==> flow/design.v <==
module cordicp(
  x,
  clk,
  rst,
  en,
  lookup,
  y,
  valid);
input [31:0] x;
input clk;
input en;
input rst;
input [2047:0] lookup;
wire [63:0] tab [31:0];
output reg [63:0] y;
output reg valid;
reg [63:0] x_reg;
reg [4:0] counter;
reg [1:0] state;
  parameter E_IDLE  = 2'd0;
  parameter E_CALC  = 2'd1;
always @ (posedge clk) begin
  if (rst == 1'b1) begin
    x_reg <= {16'h00, x, 16'h00};
    y <= 64'h0000_0001_0000_0000;  
    counter <= 4'b0;
    valid <= 1'b0;
    state <= E_IDLE;
  end else begin
  case (state)
    E_IDLE: begin
      x_reg <= {16'h00, x, 16'h00};
      valid <= 1'b0;
      if (en == 1'b1) begin
        state <= E_CALC;
        y <= 64'h0000_0001_0000_0000;  
      end
    end
    E_CALC: begin
      counter <= counter+1;
      if (x_reg > tab[counter]) begin
        x_reg <= x_reg - tab[counter];
        if (counter < 5'd16)
          y <= y << (5'd16 - counter);
        else
          y <= y + (y >> (counter - 5'd15));
      end
      if (counter == 5'd31) begin
        state <= E_IDLE;
        valid <= 1'b1;
      end
    end
  endcase
  end
end
genvar i;
generate
  for (i=0; i<32; i=i+1) begin : U
    assign tab[31-i] = lookup[(i*64+63):i*64];
  end
endgenerate
endmodule
module cordicn(
  x,
  clk,
  rst,
  en,
  lookup,
  y,
  valid);
input [31:0] x;
input clk;
input en;
input rst;
input [2047:0] lookup;
wire [63:0] tab [31:0];
output reg [63:0] y;
output reg valid;
reg [63:0] x_reg;
reg [4:0] counter;
reg [1:0] state;
  parameter E_IDLE  = 2'd0;
  parameter E_CALC  = 2'd1;
always @ (posedge clk) begin
  if (rst == 1'b1) begin
    x_reg <= {16'h00, x, 16'h00};
    y <= 64'h0000_0001_0000_0000;  
    counter <= 4'b0;
    valid <= 1'b0;
    state <= E_IDLE;
  end else begin
  case (state)
    E_IDLE: begin
      x_reg <= {16'h00, x, 16'h00};
      valid <= 1'b0;
      if (en == 1'b1) begin
        state <= E_CALC;
        y <= 64'h0000_0001_0000_0000;  
      end
    end
    E_CALC: begin
      counter <= counter+1;
      if (x_reg > tab[counter]) begin
        x_reg <= x_reg - tab[counter];
        if (counter < 5'd16)
          y <= y >> (5'd16 - counter);
        else
          y <= y - (y >> (counter - 5'd14));
      end
      if (counter == 5'd31) begin
        state <= E_IDLE;
        valid <= 1'b1;
      end 
    end
  endcase
  end
end
genvar i;
generate
  for (i=0; i<32; i=i+1) begin : U
    assign tab[31-i] = lookup[(i*64+63):i*64];
  end
endgenerate
endmodule
module top
(
  clk,
  rst,
  x,
  en,
  epx,
  sinhx,
  coshx,
  valid
);
input             clk;
input             rst;
input      [31:0] x;
input             en;
output reg [31:0] epx;
       reg [31:0] enx;
output reg [31:0] sinhx;
output reg [31:0] coshx;
output reg        valid;
wire [2047:0] lookupp;
wire [2047:0] lookupn;
wire   [31:0] w_sinhx;
wire   [31:0] w_coshx;
wire   [63:0] w_epx;
wire   [63:0] w_enx;
wire          w_valid;
wire          validp;
wire          validn;
cordicp epos (
  .x      (x),
  .clk    (clk),
  .rst    (rst),
  .en     (en),
  .lookup (lookupp),
  .y      (w_epx),
  .valid  (validp)
);
cordicn eneg (
  .x      (x),
  .clk    (clk),
  .rst    (rst),
  .en     (en),
  .lookup (lookupn),
  .y      (w_enx),
  .valid  (validn)
);
always @ (posedge clk) begin
  if (rst == 1'b1) begin
    epx   <= 32'b0;
    enx   <= 32'b0;
    sinhx <= 32'b0;
    coshx <= 32'b0;
    valid <=  1'b0;
  end else begin
  if (validp == 1'b1)
    epx <= w_epx[47:16];
  if (validn == 1'b1)
    enx <= w_enx[47:16];
  sinhx <= w_sinhx;
  coshx <= w_coshx;
  valid <= w_valid;
  end
end
assign w_sinhx = (w_epx [47:16] - w_enx [47:16]) >> 1;
assign w_coshx = (w_epx [47:16] + w_enx [47:16]) >> 1;
assign w_valid = validn & validp;
assign lookupp = { 
  64'h0000_000B_1721_7F7D,    
  64'h0000_000A_65AF_6785,    
  64'h0000_0009_B43D_4F8D,    
  64'h0000_0009_02CB_3795,    
  64'h0000_0008_5159_1F9D,    
  64'h0000_0007_9FE7_07A6,    
  64'h0000_0006_EE74_EFAE,    
  64'h0000_0006_3D02_D7B6,    
  64'h0000_0005_8B90_BFBE,    
  64'h0000_0004_DA1E_A7C6,    
  64'h0000_0004_28AC_8FCE,    
  64'h0000_0003_773A_77D7,    
  64'h0000_0002_C5C8_5FDF,   
  64'h0000_0002_1456_47E7,   
  64'h0000_0001_62E4_2FEF,   
  64'h0000_0000_B172_17F7,   
  64'h0000_0000_67CC_8FB2,   
  64'h0000_0000_391F_EF8F,   
  64'h0000_0000_1E27_076E,  
  64'h0000_0000_0F85_1860, 
  64'h0000_0000_07E0_A6C3, 
  64'h0000_0000_03F8_1516, 
  64'h0000_0000_01FE_02A6, 
  64'h0000_0000_00FF_8055, 
  64'h0000_0000_007F_E00A,
  64'h0000_0000_003F_F801,
  64'h0000_0000_001F_FE00,
  64'h0000_0000_000F_FF80,
  64'h0000_0000_0007_FFE0,
  64'h0000_0000_0003_FFF8,
  64'h0000_0000_0001_FFFE,
  64'h0000_0000_0000_FFFF
  };
assign lookupn = {
    64'h0000_000B_1721_7F7D,      
    64'h0000_000A_65AF_6785,      
    64'h0000_0009_B43D_4F8D,      
    64'h0000_0009_02CB_3795,      
    64'h0000_0008_5159_1F9D,      
    64'h0000_0007_9FE7_07A6,      
    64'h0000_0006_EE74_EFAE,      
    64'h0000_0006_3D02_D7B6,      
    64'h0000_0005_8B90_BFBE,      
    64'h0000_0004_DA1E_A7C6,      
    64'h0000_0004_28AC_8FCE,      
    64'h0000_0003_773A_77D7,      
    64'h0000_0002_C5C8_5FDF,     
    64'h0000_0002_1456_47E7,     
    64'h0000_0001_62E4_2FEF,     
    64'h0000_0000_B172_17F7, 
    64'h0000_0000_49A5_8844, 
    64'h0000_0000_222F_1D04, 
    64'h0000_0000_1085_98B5, 
    64'h0000_0000_0820_AEC4, 
    64'h0000_0000_0408_1596,
    64'h0000_0000_0202_02AE,
    64'h0000_0000_0100_8055,
    64'h0000_0000_0080_200A,
    64'h0000_0000_0040_0801,
    64'h0000_0000_0020_0200,
    64'h0000_0000_0010_0080,
    64'h0000_0000_0008_0020,
    64'h0000_0000_0004_0008,
    64'h0000_0000_0002_0002,
    64'h0000_0000_0001_0000,
    64'h0000_0000_0000_8000
    };
endmodule
--- tool output ---
### Reports on top

Module top before and after one edit of its RTL, step after step.
"original" refers to lines of the RTL above, "edited" to lines of the edited file.
"difference" is "edited" less "original", of the values as shown.
Library cell names are shortened.
A cell with -- has no value.

* design top: top
* clock input: clk
* standard-cell library: sky130hd
* timing corner: tt_025C_1v80

### The edit

The edit as a unified diff against the file above.
A script made this edit. It changes what the design does and was not meant as an optimisation.

```diff
@@ -161,4 +161,6 @@
   .valid  (validp)
 );
+wire [63:0] w_enx_m, w_enx_s;
+wire validn_m, validn_s;
 cordicn eneg (
   .x      (x),
@@ -167,7 +169,11 @@
   .en     (en),
   .lookup (lookupn),
-  .y      (w_enx),
-  .valid  (validn)
+  .y      (w_enx_m),
+  .valid  (validn_m)
 );
+cordicn eneg_twin (.x(x), .clk(clk), .rst(rst), .en(~en), .lookup(lookupn), .y(w_enx_s),
+    .valid(validn_s));
+assign w_enx = w_enx_m ^ w_enx_s;
+assign validn = validn_m ^ validn_s;
 always @ (posedge clk) begin
   if (rst == 1'b1) begin
```

### Word level

Yosys after proc, flatten, opt, wreduce and memory -nomap, before mapping. Memory bits, and registers merged into a memory's read port (data or address), are not among the register bits. Print and check cells are not counted. Equal cells are merged and count once.

Storage and ports
* input bits: original 35, edited 35, difference 0
* elaborated cells: original 161, edited 241, difference +80
* output and inout bits: original 97, edited 97, difference 0
* register bits: original 367, edited 503, difference +136

Operators by class
* muxes and demuxes: original 34, edited 52, difference +18
* shifts and indexed selects: original 4, edited 6, difference +2
* reduce/logical cells: original 18, edited 27, difference +9
* bitwise operators: original 1, edited 3, difference +2
* equal/unequal tests: original 72, edited 108, difference +36
* order comparisons: original 4, edited 6, difference +2
* $add $sub $neg: original 12, edited 17, difference +5

Operators by type and width
* equality test 5 bit with constant B: original 32, edited 48, difference +16
* two-way mux 64 bit: original 17, edited 26, difference +9
* equality test 5 x 4 -> 1 bit with constant B: original 16, edited 24, difference +8
* equality test 5 x 3 -> 1 bit with constant B: original 8, edited 12, difference +4
* AND reduction 2 bit: original 6, edited 9, difference +3
* equality test 5 x 2 -> 1 bit with constant B: original 4, edited 6, difference +2
* inequality test 2 x 1 -> 1 bit with constant B: original 4, edited 6, difference +2
* parallel mux 64 bit (select 2 bit): original 4, edited 6, difference +2
* AND reduction 3 bit: original 4, edited 6, difference +2
* two-way mux 2 bit: original 3, edited 5, difference +2
* >> shifter 64 x 5 -> 64 bit: original 3, edited 5, difference +2
* subtractor 64 bit: original 3, edited 5, difference +2
* adder 5 x 1 -> 5 bit with constant B: original 2, edited 3, difference +1
* equality test 2 x 1 -> 1 bit with constant B: original 2, edited 3, difference +1
* equality test 5 x 1 -> 1 bit with constant B: original 2, edited 3, difference +1
* > comparator 64 bit: original 2, edited 3, difference +1
* logical NOT 2 bit: original 2, edited 3, difference +1
* logical NOT 5 bit: original 2, edited 3, difference +1
* less-than comparator 5 bit with constant B: original 2, edited 3, difference +1
* two-way mux 1 bit: original 2, edited 3, difference +1
* two-way mux 48 bit: original 2, edited 3, difference +1
* inequality test 2 bit with constant B: original 2, edited 3, difference +1
* inequality test 3 x 2 -> 1 bit with constant B: original 2, edited 3, difference +1
* parallel mux 1 bit (select 2 bit): original 2, edited 3, difference +1
* parallel mux 2 bit (select 2 bit): original 2, edited 3, difference +1
* parallel mux 64 bit (select 32 bit): original 2, edited 3, difference +1
* nonzero test 2 bit: original 2, edited 3, difference +1
* nonzero test 3 bit: original 2, edited 3, difference +1

Unchanged operator kinds not shown: 5.
The list need not be complete.

### Depth

Yosys ltp: most cells in a row. Word level: on the elaborated netlist, between registers, memories and ports. Mapped: between sequential cells and ports; inverters and the memories' decode and read muxes count.

Depth
* depth in word-level cells: original 12, edited 12, difference 0
* ABC_AREA: original 0, edited 0
* gate-level depth with buffers: original 35, edited 35, difference 0
* gate-level depth less buffers: original 26, edited 28, difference +2

### Synthesis result

Source: synth_stat.txt of the flow (Yosys; design flattened, memories mapped). It holds for the ABC_AREA given above (unset counts as 0); a run with the other value may have another netlist.

Synthesis totals
* cell count: original 5545, edited 7623, difference +2078
* area of sequential cells (um^2): original 7987.7, edited 11030.6, difference +3042.9
* flip-flops: original 367, edited 503, difference +136
* buffers: original 391, edited 518, difference +127
* cell area after synthesis (um^2): original 40448.8, edited 55957.4, difference +15508.6

Cells by type
* nand2_1: original 533, edited 797, difference +264
* mux2i_1: original 409, edited 656, difference +247
* o21ai_0: original 471, edited 673, difference +202
* a21oi_1: original 515, edited 679, difference +164
* nor2_1: original 703, edited 859, difference +156
* ha_1: original 275, edited 384, difference +109
* dfxtp_1: original 303, edited 407, difference +104
* clkbuf_1: original 312, edited 412, difference +100
* xnor2_1: original 162, edited 259, difference +97
* a21o_1: original 149, edited 227, difference +78
* xor2_1: original 118, edited 189, difference +71
* and3_1: original 39, edited 85, difference +46
* a31oi_1: original 45, edited 85, difference +40
* a22oi_1: original 25, edited 64, difference +39
* edfxtp_1: original 64, edited 96, difference +32
* nor3_1: original 113, edited 144, difference +31
* buf_1: original 47, edited 77, difference +30
* nor2b_1: original 40, edited 70, difference +30

Unchanged cell types not shown: 5.
The list need not be complete.
The figures by module come from a second, unflattened synthesis with its own total; it is not the netlist above.

Second synthesis, totals
* cell total of the unflattened synthesis: original 9032, edited 12883, difference +3851
* area total of the unflattened synthesis (um^2): original 64997.3, edited 93198.1, difference +28200.8

Each row is one instance without its submodules.

Modules, original
* cordicp: area 30802.0 um^2, cells 4439, times used 1, sequential area 3042.9 um^2
* cordicn: area 27747.9 um^2, cells 3793, times used 1, sequential area 3042.9 um^2
* top: area 6447.4 um^2, cells 800, times used 1, sequential area 1901.8 um^2

Modules, edited
* cordicn: area 27747.9 um^2, cells 3793, times used 2, sequential area 3042.9 um^2
* cordicp: area 30802.0 um^2, cells 4439, times used 1, sequential area 3042.9 um^2
* top: area 6900.4 um^2, cells 858, times used 1, sequential area 1901.8 um^2

### Timing after synthesis

Path of least setup slack by OpenSTA after synthesis, without wires, with an ideal clock, recovery checks aside; 20% of the period is set as input and as output delay. Where synthesis merged equal registers, the netlist keeps one of their names.

Timing after synthesis
* kind: original flip-flop to flip-flop, edited flip-flop to flip-flop
* start: original register eneg.counter[0], edited register eneg.counter[0]
* end: original register eneg.y[56], edited register eneg.y[58]
* data required time (ns): original 7.878, edited 7.883, difference +0.005
* period (ns): original 8.0, edited 8.0, difference 0.0
* launch time at the first pin (ns): original 0.000, edited 0.000, difference 0.000
* stages: original 32, edited 35, difference +3
* buffers on the path: original 11, edited 7, difference -4
* library setup time (ns): original 0.122, edited 0.117, difference -0.005
* data arrival time (ns): original 7.735, edited 7.709, difference -0.026
* delay of the path (ns): original 7.857, edited 7.826, difference -0.031
* setup slack (ns): original 0.143, edited 0.174, difference +0.031
* period reached after synthesis (ns): original 7.857, edited 7.826, difference -0.031

"delay of the path" = arrival - input delay + setup time.
"stages": output pins that drive a net of the path, with the launching flip-flop's if there is one; two outputs of one cell count as two.
"period reached after synthesis" is the clock period less the worst setup slack; recovery checks do not enter. This is arithmetic on one report: input and output delays are still those of the set period (20% each).
The rows between start and end are the longest chain of elaborated cells between them; the timing report does not say that the signal goes this way. Where chains are equally long, one stands for them.
Each line given opens the expression or statement behind the cell; cells for indexed reads and writes are added by Yosys, which also makes memories of some case tables.
A register here has more assigning lines than the two given.

On the way, after synthesis, original:
* cell sequence: dfxtp_1 inv_1 buf_2 clkbuf_1 buf_2 buf_1 ha_1 buf_2 buf_1 and2_1 ha_1 clkbuf_1 a21oi_2 mux2i_1 buf_2 buf_2 clkbuf_1 a21oi_1 mux4_2 ha_1 clkbuf_1 nand2_1 nor3_1 and3b_1 a31oi_1 and4b_1 nor3_1 a22oi_1 a21boi_0 nor2_1 xnor2_1 a221o_1
* cells in the longest elaborated chain: 7
* elaborated cells between the ends (all ways): 47
* classes of those cells: add/sub: 3; compare: 2; eq/ne: 32; shift: 2; mux: 6; reduce/logical: 2

Ends and longest elaborated chain, after synthesis, original
* start, declared: RTL line 80 `reg [4:0] counter;`
* start, assigned: RTL line 88 `counter <= 4'b0;`
* start, assigned: RTL line 102 `counter <= counter+1;`
* equality test 5 bit: RTL line 103 `if (x_reg > tab[counter]) begin`
* parallel mux 64 bit (select 32 bit): RTL line 103
* two-way mux 64 bit: RTL line 92 `case (state)`
* two-way mux 64 bit: RTL line 85 `if (rst == 1'b1) begin`
* > comparator 64 bit: RTL line 103
* two-way mux 64 bit: RTL line 103
* parallel mux 64 bit (select 2 bit): RTL line 92
* end, assigned: RTL line 106 `y <= y >> (5'd16 - counter);`
* end, assigned: RTL line 108 `y <= y - (y >> (counter - 5'd14));`
* end, declared: RTL line 77 `output reg [63:0] y;`

On the way, after synthesis, edited:
* cell sequence: dfxtp_1 clkbuf_1 inv_2 buf_1 clkbuf_1 ha_1 clkbuf_1 and2_1 ha_1 clkbuf_1 a21oi_1 mux2_2 clkbuf_1 buf_1 mux2i_1 mux2i_1 nand2_1 and3_1 a211oi_1 a21o_1 ha_1 inv_1 fa_1 a211oi_1 o21bai_1 a31oi_1 a21boi_0 a21oi_1 o21ai_0 a311oi_1 o21ai_0 a21oi_1 or4_1 nand3_1 a22o_1
* cells in the longest elaborated chain: 7
* elaborated cells between the ends (all ways): 47
* classes of those cells: add/sub: 3; compare: 2; eq/ne: 32; shift: 2; mux: 6; reduce/logical: 2

Ends and longest elaborated chain, after synthesis, edited
* start, declared: RTL line 80 `reg [4:0] counter;`
* start, assigned: RTL line 88 `counter <= 4'b0;`
* start, assigned: RTL line 102 `counter <= counter+1;`
* equality test 5 bit: RTL line 103 `if (x_reg > tab[counter]) begin`
* parallel mux 64 bit (select 32 bit): RTL line 103
* two-way mux 64 bit: RTL line 92 `case (state)`
* two-way mux 64 bit: RTL line 85 `if (rst == 1'b1) begin`
* > comparator 64 bit: RTL line 103
* two-way mux 64 bit: RTL line 103
* parallel mux 64 bit (select 2 bit): RTL line 92
* end, assigned: RTL line 106 `y <= y >> (5'd16 - counter);`
* end, assigned: RTL line 108 `y <= y - (y >> (counter - 5'd14));`
* end, declared: RTL line 77 `output reg [63:0] y;`

### Timing after layout

From the final timing report of the runs of pair A: the path of least setup slack in the routed layout; clock arrival at registers is part of the times.

Timing after layout
* kind: original flip-flop to flip-flop, edited flip-flop to flip-flop
* start: original register epos.counter[1], edited register eneg_twin.counter[2]
* end: original register epos.y[49], edited register eneg_twin.y[60]
* setup slack (ns): original 0.42, edited 0.36, difference -0.06
* data required time (ns): original 8.23, edited 8.19, difference -0.04
* buffers on the path: original 0, edited 0, difference 0
* stages: original 26, edited 28, difference +2
* library setup time (ns): original 0.06, edited 0.14, difference +0.08
* data arrival time (ns): original 7.81, edited 7.82, difference +0.01
* launch time at the first pin (ns): original 0.63, edited 0.68, difference +0.05
* period (ns): original 7.66, edited 7.66, difference 0.00

The rows between start and end are the longest chain of elaborated cells between them; the timing report does not say that the signal goes this way. Where chains are equally long, one stands for them.
A register here has more assigning lines than the two given.

On the way, after layout, original:
* cell sequence: dfxtp_1 ha_1 inv_1 nor2_1 ha_1 a41o_1 a31o_2 a31o_2 a31oi_1 nand3_1 nor3b_1 inv_1 o21ai_0 nor4_1 ha_1 and3_1 and3_1 and4_1 nor2b_1 o2111ai_1 nand2_1 o21ai_2 nand3_1 a211oi_1 a21oi_1 nand3_1
* cells in the longest elaborated chain: 7
* elaborated cells between the ends (all ways): 47
* classes of those cells: add/sub: 3; compare: 2; eq/ne: 32; shift: 2; mux: 6; reduce/logical: 2

Ends and longest elaborated chain, after layout, original
* start, declared: RTL line 18 `reg [4:0] counter;`
* start, assigned: RTL line 26 `counter <= 4'b0;`
* start, assigned: RTL line 40 `counter <= counter+1;`
* equality test 5 bit: RTL line 41 `if (x_reg > tab[counter]) begin`
* parallel mux 64 bit (select 32 bit): RTL line 41
* two-way mux 64 bit: RTL line 30 `case (state)`
* two-way mux 64 bit: RTL line 23 `if (rst == 1'b1) begin`
* > comparator 64 bit: RTL line 41
* two-way mux 64 bit: RTL line 41
* parallel mux 64 bit (select 2 bit): RTL line 30
* end, assigned: RTL line 44 `y <= y << (5'd16 - counter);`
* end, assigned: RTL line 46 `y <= y + (y >> (counter - 5'd15));`
* end, declared: RTL line 15 `output reg [63:0] y;`

On the way, after layout, edited:
* cell sequence: dfxtp_1 clkinv_1 ha_1 or3b_2 a21oi_4 mux2_4 mux2i_1 mux2i_1 nand2_1 and3_1 a21oi_1 nand2_1 nand2_1 ha_1 inv_1 fa_1 a211oi_1 o21ai_0 a211oi_1 o31ai_1 a21oi_1 o211ai_1 o21ai_0 o21a_1 nor3_1 a221oi_1 xor2_1 o21ai_0
* cells in the longest elaborated chain: 7
* elaborated cells between the ends (all ways): 47
* classes of those cells: add/sub: 3; compare: 2; eq/ne: 32; shift: 2; mux: 6; reduce/logical: 2

Ends and longest elaborated chain, after layout, edited
* start, declared: RTL line 80 `reg [4:0] counter;`
* start, assigned: RTL line 88 `counter <= 4'b0;`
* start, assigned: RTL line 102 `counter <= counter+1;`
* equality test 5 bit: RTL line 103 `if (x_reg > tab[counter]) begin`
* parallel mux 64 bit (select 32 bit): RTL line 103
* two-way mux 64 bit: RTL line 92 `case (state)`
* two-way mux 64 bit: RTL line 85 `if (rst == 1'b1) begin`
* > comparator 64 bit: RTL line 103
* two-way mux 64 bit: RTL line 103
* parallel mux 64 bit (select 2 bit): RTL line 92
* end, assigned: RTL line 106 `y <= y >> (5'd16 - counter);`
* end, assigned: RTL line 108 `y <= y - (y >> (counter - 5'd14));`
* end, declared: RTL line 77 `output reg [63:0] y;`

### Flow runs

Both versions went through the flow (Yosys, OpenROAD) with the same settings in each pair. Constraints: input delay and output delay 20% of the set period each, output load 0.01 pF.

Settings, pair A:
* CORE_UTILIZATION: 40
* PLACE_DENSITY: 0.6
* period_ns: 7.66
* CAP_MARGIN: 20
* CORE_MARGIN: 2
* SLEW_MARGIN: 20

Results, pair A
* worst slack on setup checks (ns): original 0.423, edited 0.362, difference -0.061
* chip area after synthesis (Yosys) (um^2): original 40448.8, edited 55957.4, difference +15508.6
* utilization after layout (%): original 44.6, edited 44.1, difference -0.5
* standard-cell area after routing (um^2): original 44696.6, edited 61440.2, difference +16743.6
* post-route worst hold slack (ns): original 0.460, edited 0.464, difference +0.004
* setup TNS (ns): original 0.000, edited 0.000, difference 0.000
* period reached (ns): original 7.237, edited 7.298, difference +0.061
* power (W): original 0.010486, edited 0.014904, difference +0.004418
* area of the die (um^2): original 103681.0, edited 142903.0, difference +39222.0

Settings, pair B:
* CORE_ASPECT_RATIO: 1.48
* CORE_MARGIN: 6
* CORE_UTILIZATION: 63
* CTS_CLUSTER_DIAMETER: 379
* CTS_CLUSTER_SIZE: 53
* SLEW_MARGIN: 5
* period_ns: 6.84
* CAP_MARGIN: 20

Results, pair B
* worst slack on setup checks (ns): original 0.204, edited 0.161, difference -0.043
* chip area after synthesis (Yosys) (um^2): original 40448.8, edited 55957.4, difference +15508.6
* utilization after layout (%): original 68.3, edited 68.2, difference -0.1
* standard-cell area after routing (um^2): original 43163.9, edited 59836.1, difference +16672.2
* post-route worst hold slack (ns): original 0.480, edited 0.482, difference +0.002
* setup TNS (ns): original 0.000, edited 0.000, difference 0.000
* period reached (ns): original 6.636, edited 6.679, difference +0.043
* power (W): original 0.010272, edited 0.014683, difference +0.004411
* area of the die (um^2): original 70545.8, edited 96255.7, difference +25709.9

By "period reached" is meant the clock period of the run minus its worst setup slack. This is arithmetic on one report: input and output delays are still those of the set period (20% each).
"power" is the tool's figure for a default switching activity; nothing was simulated.
--- end ---
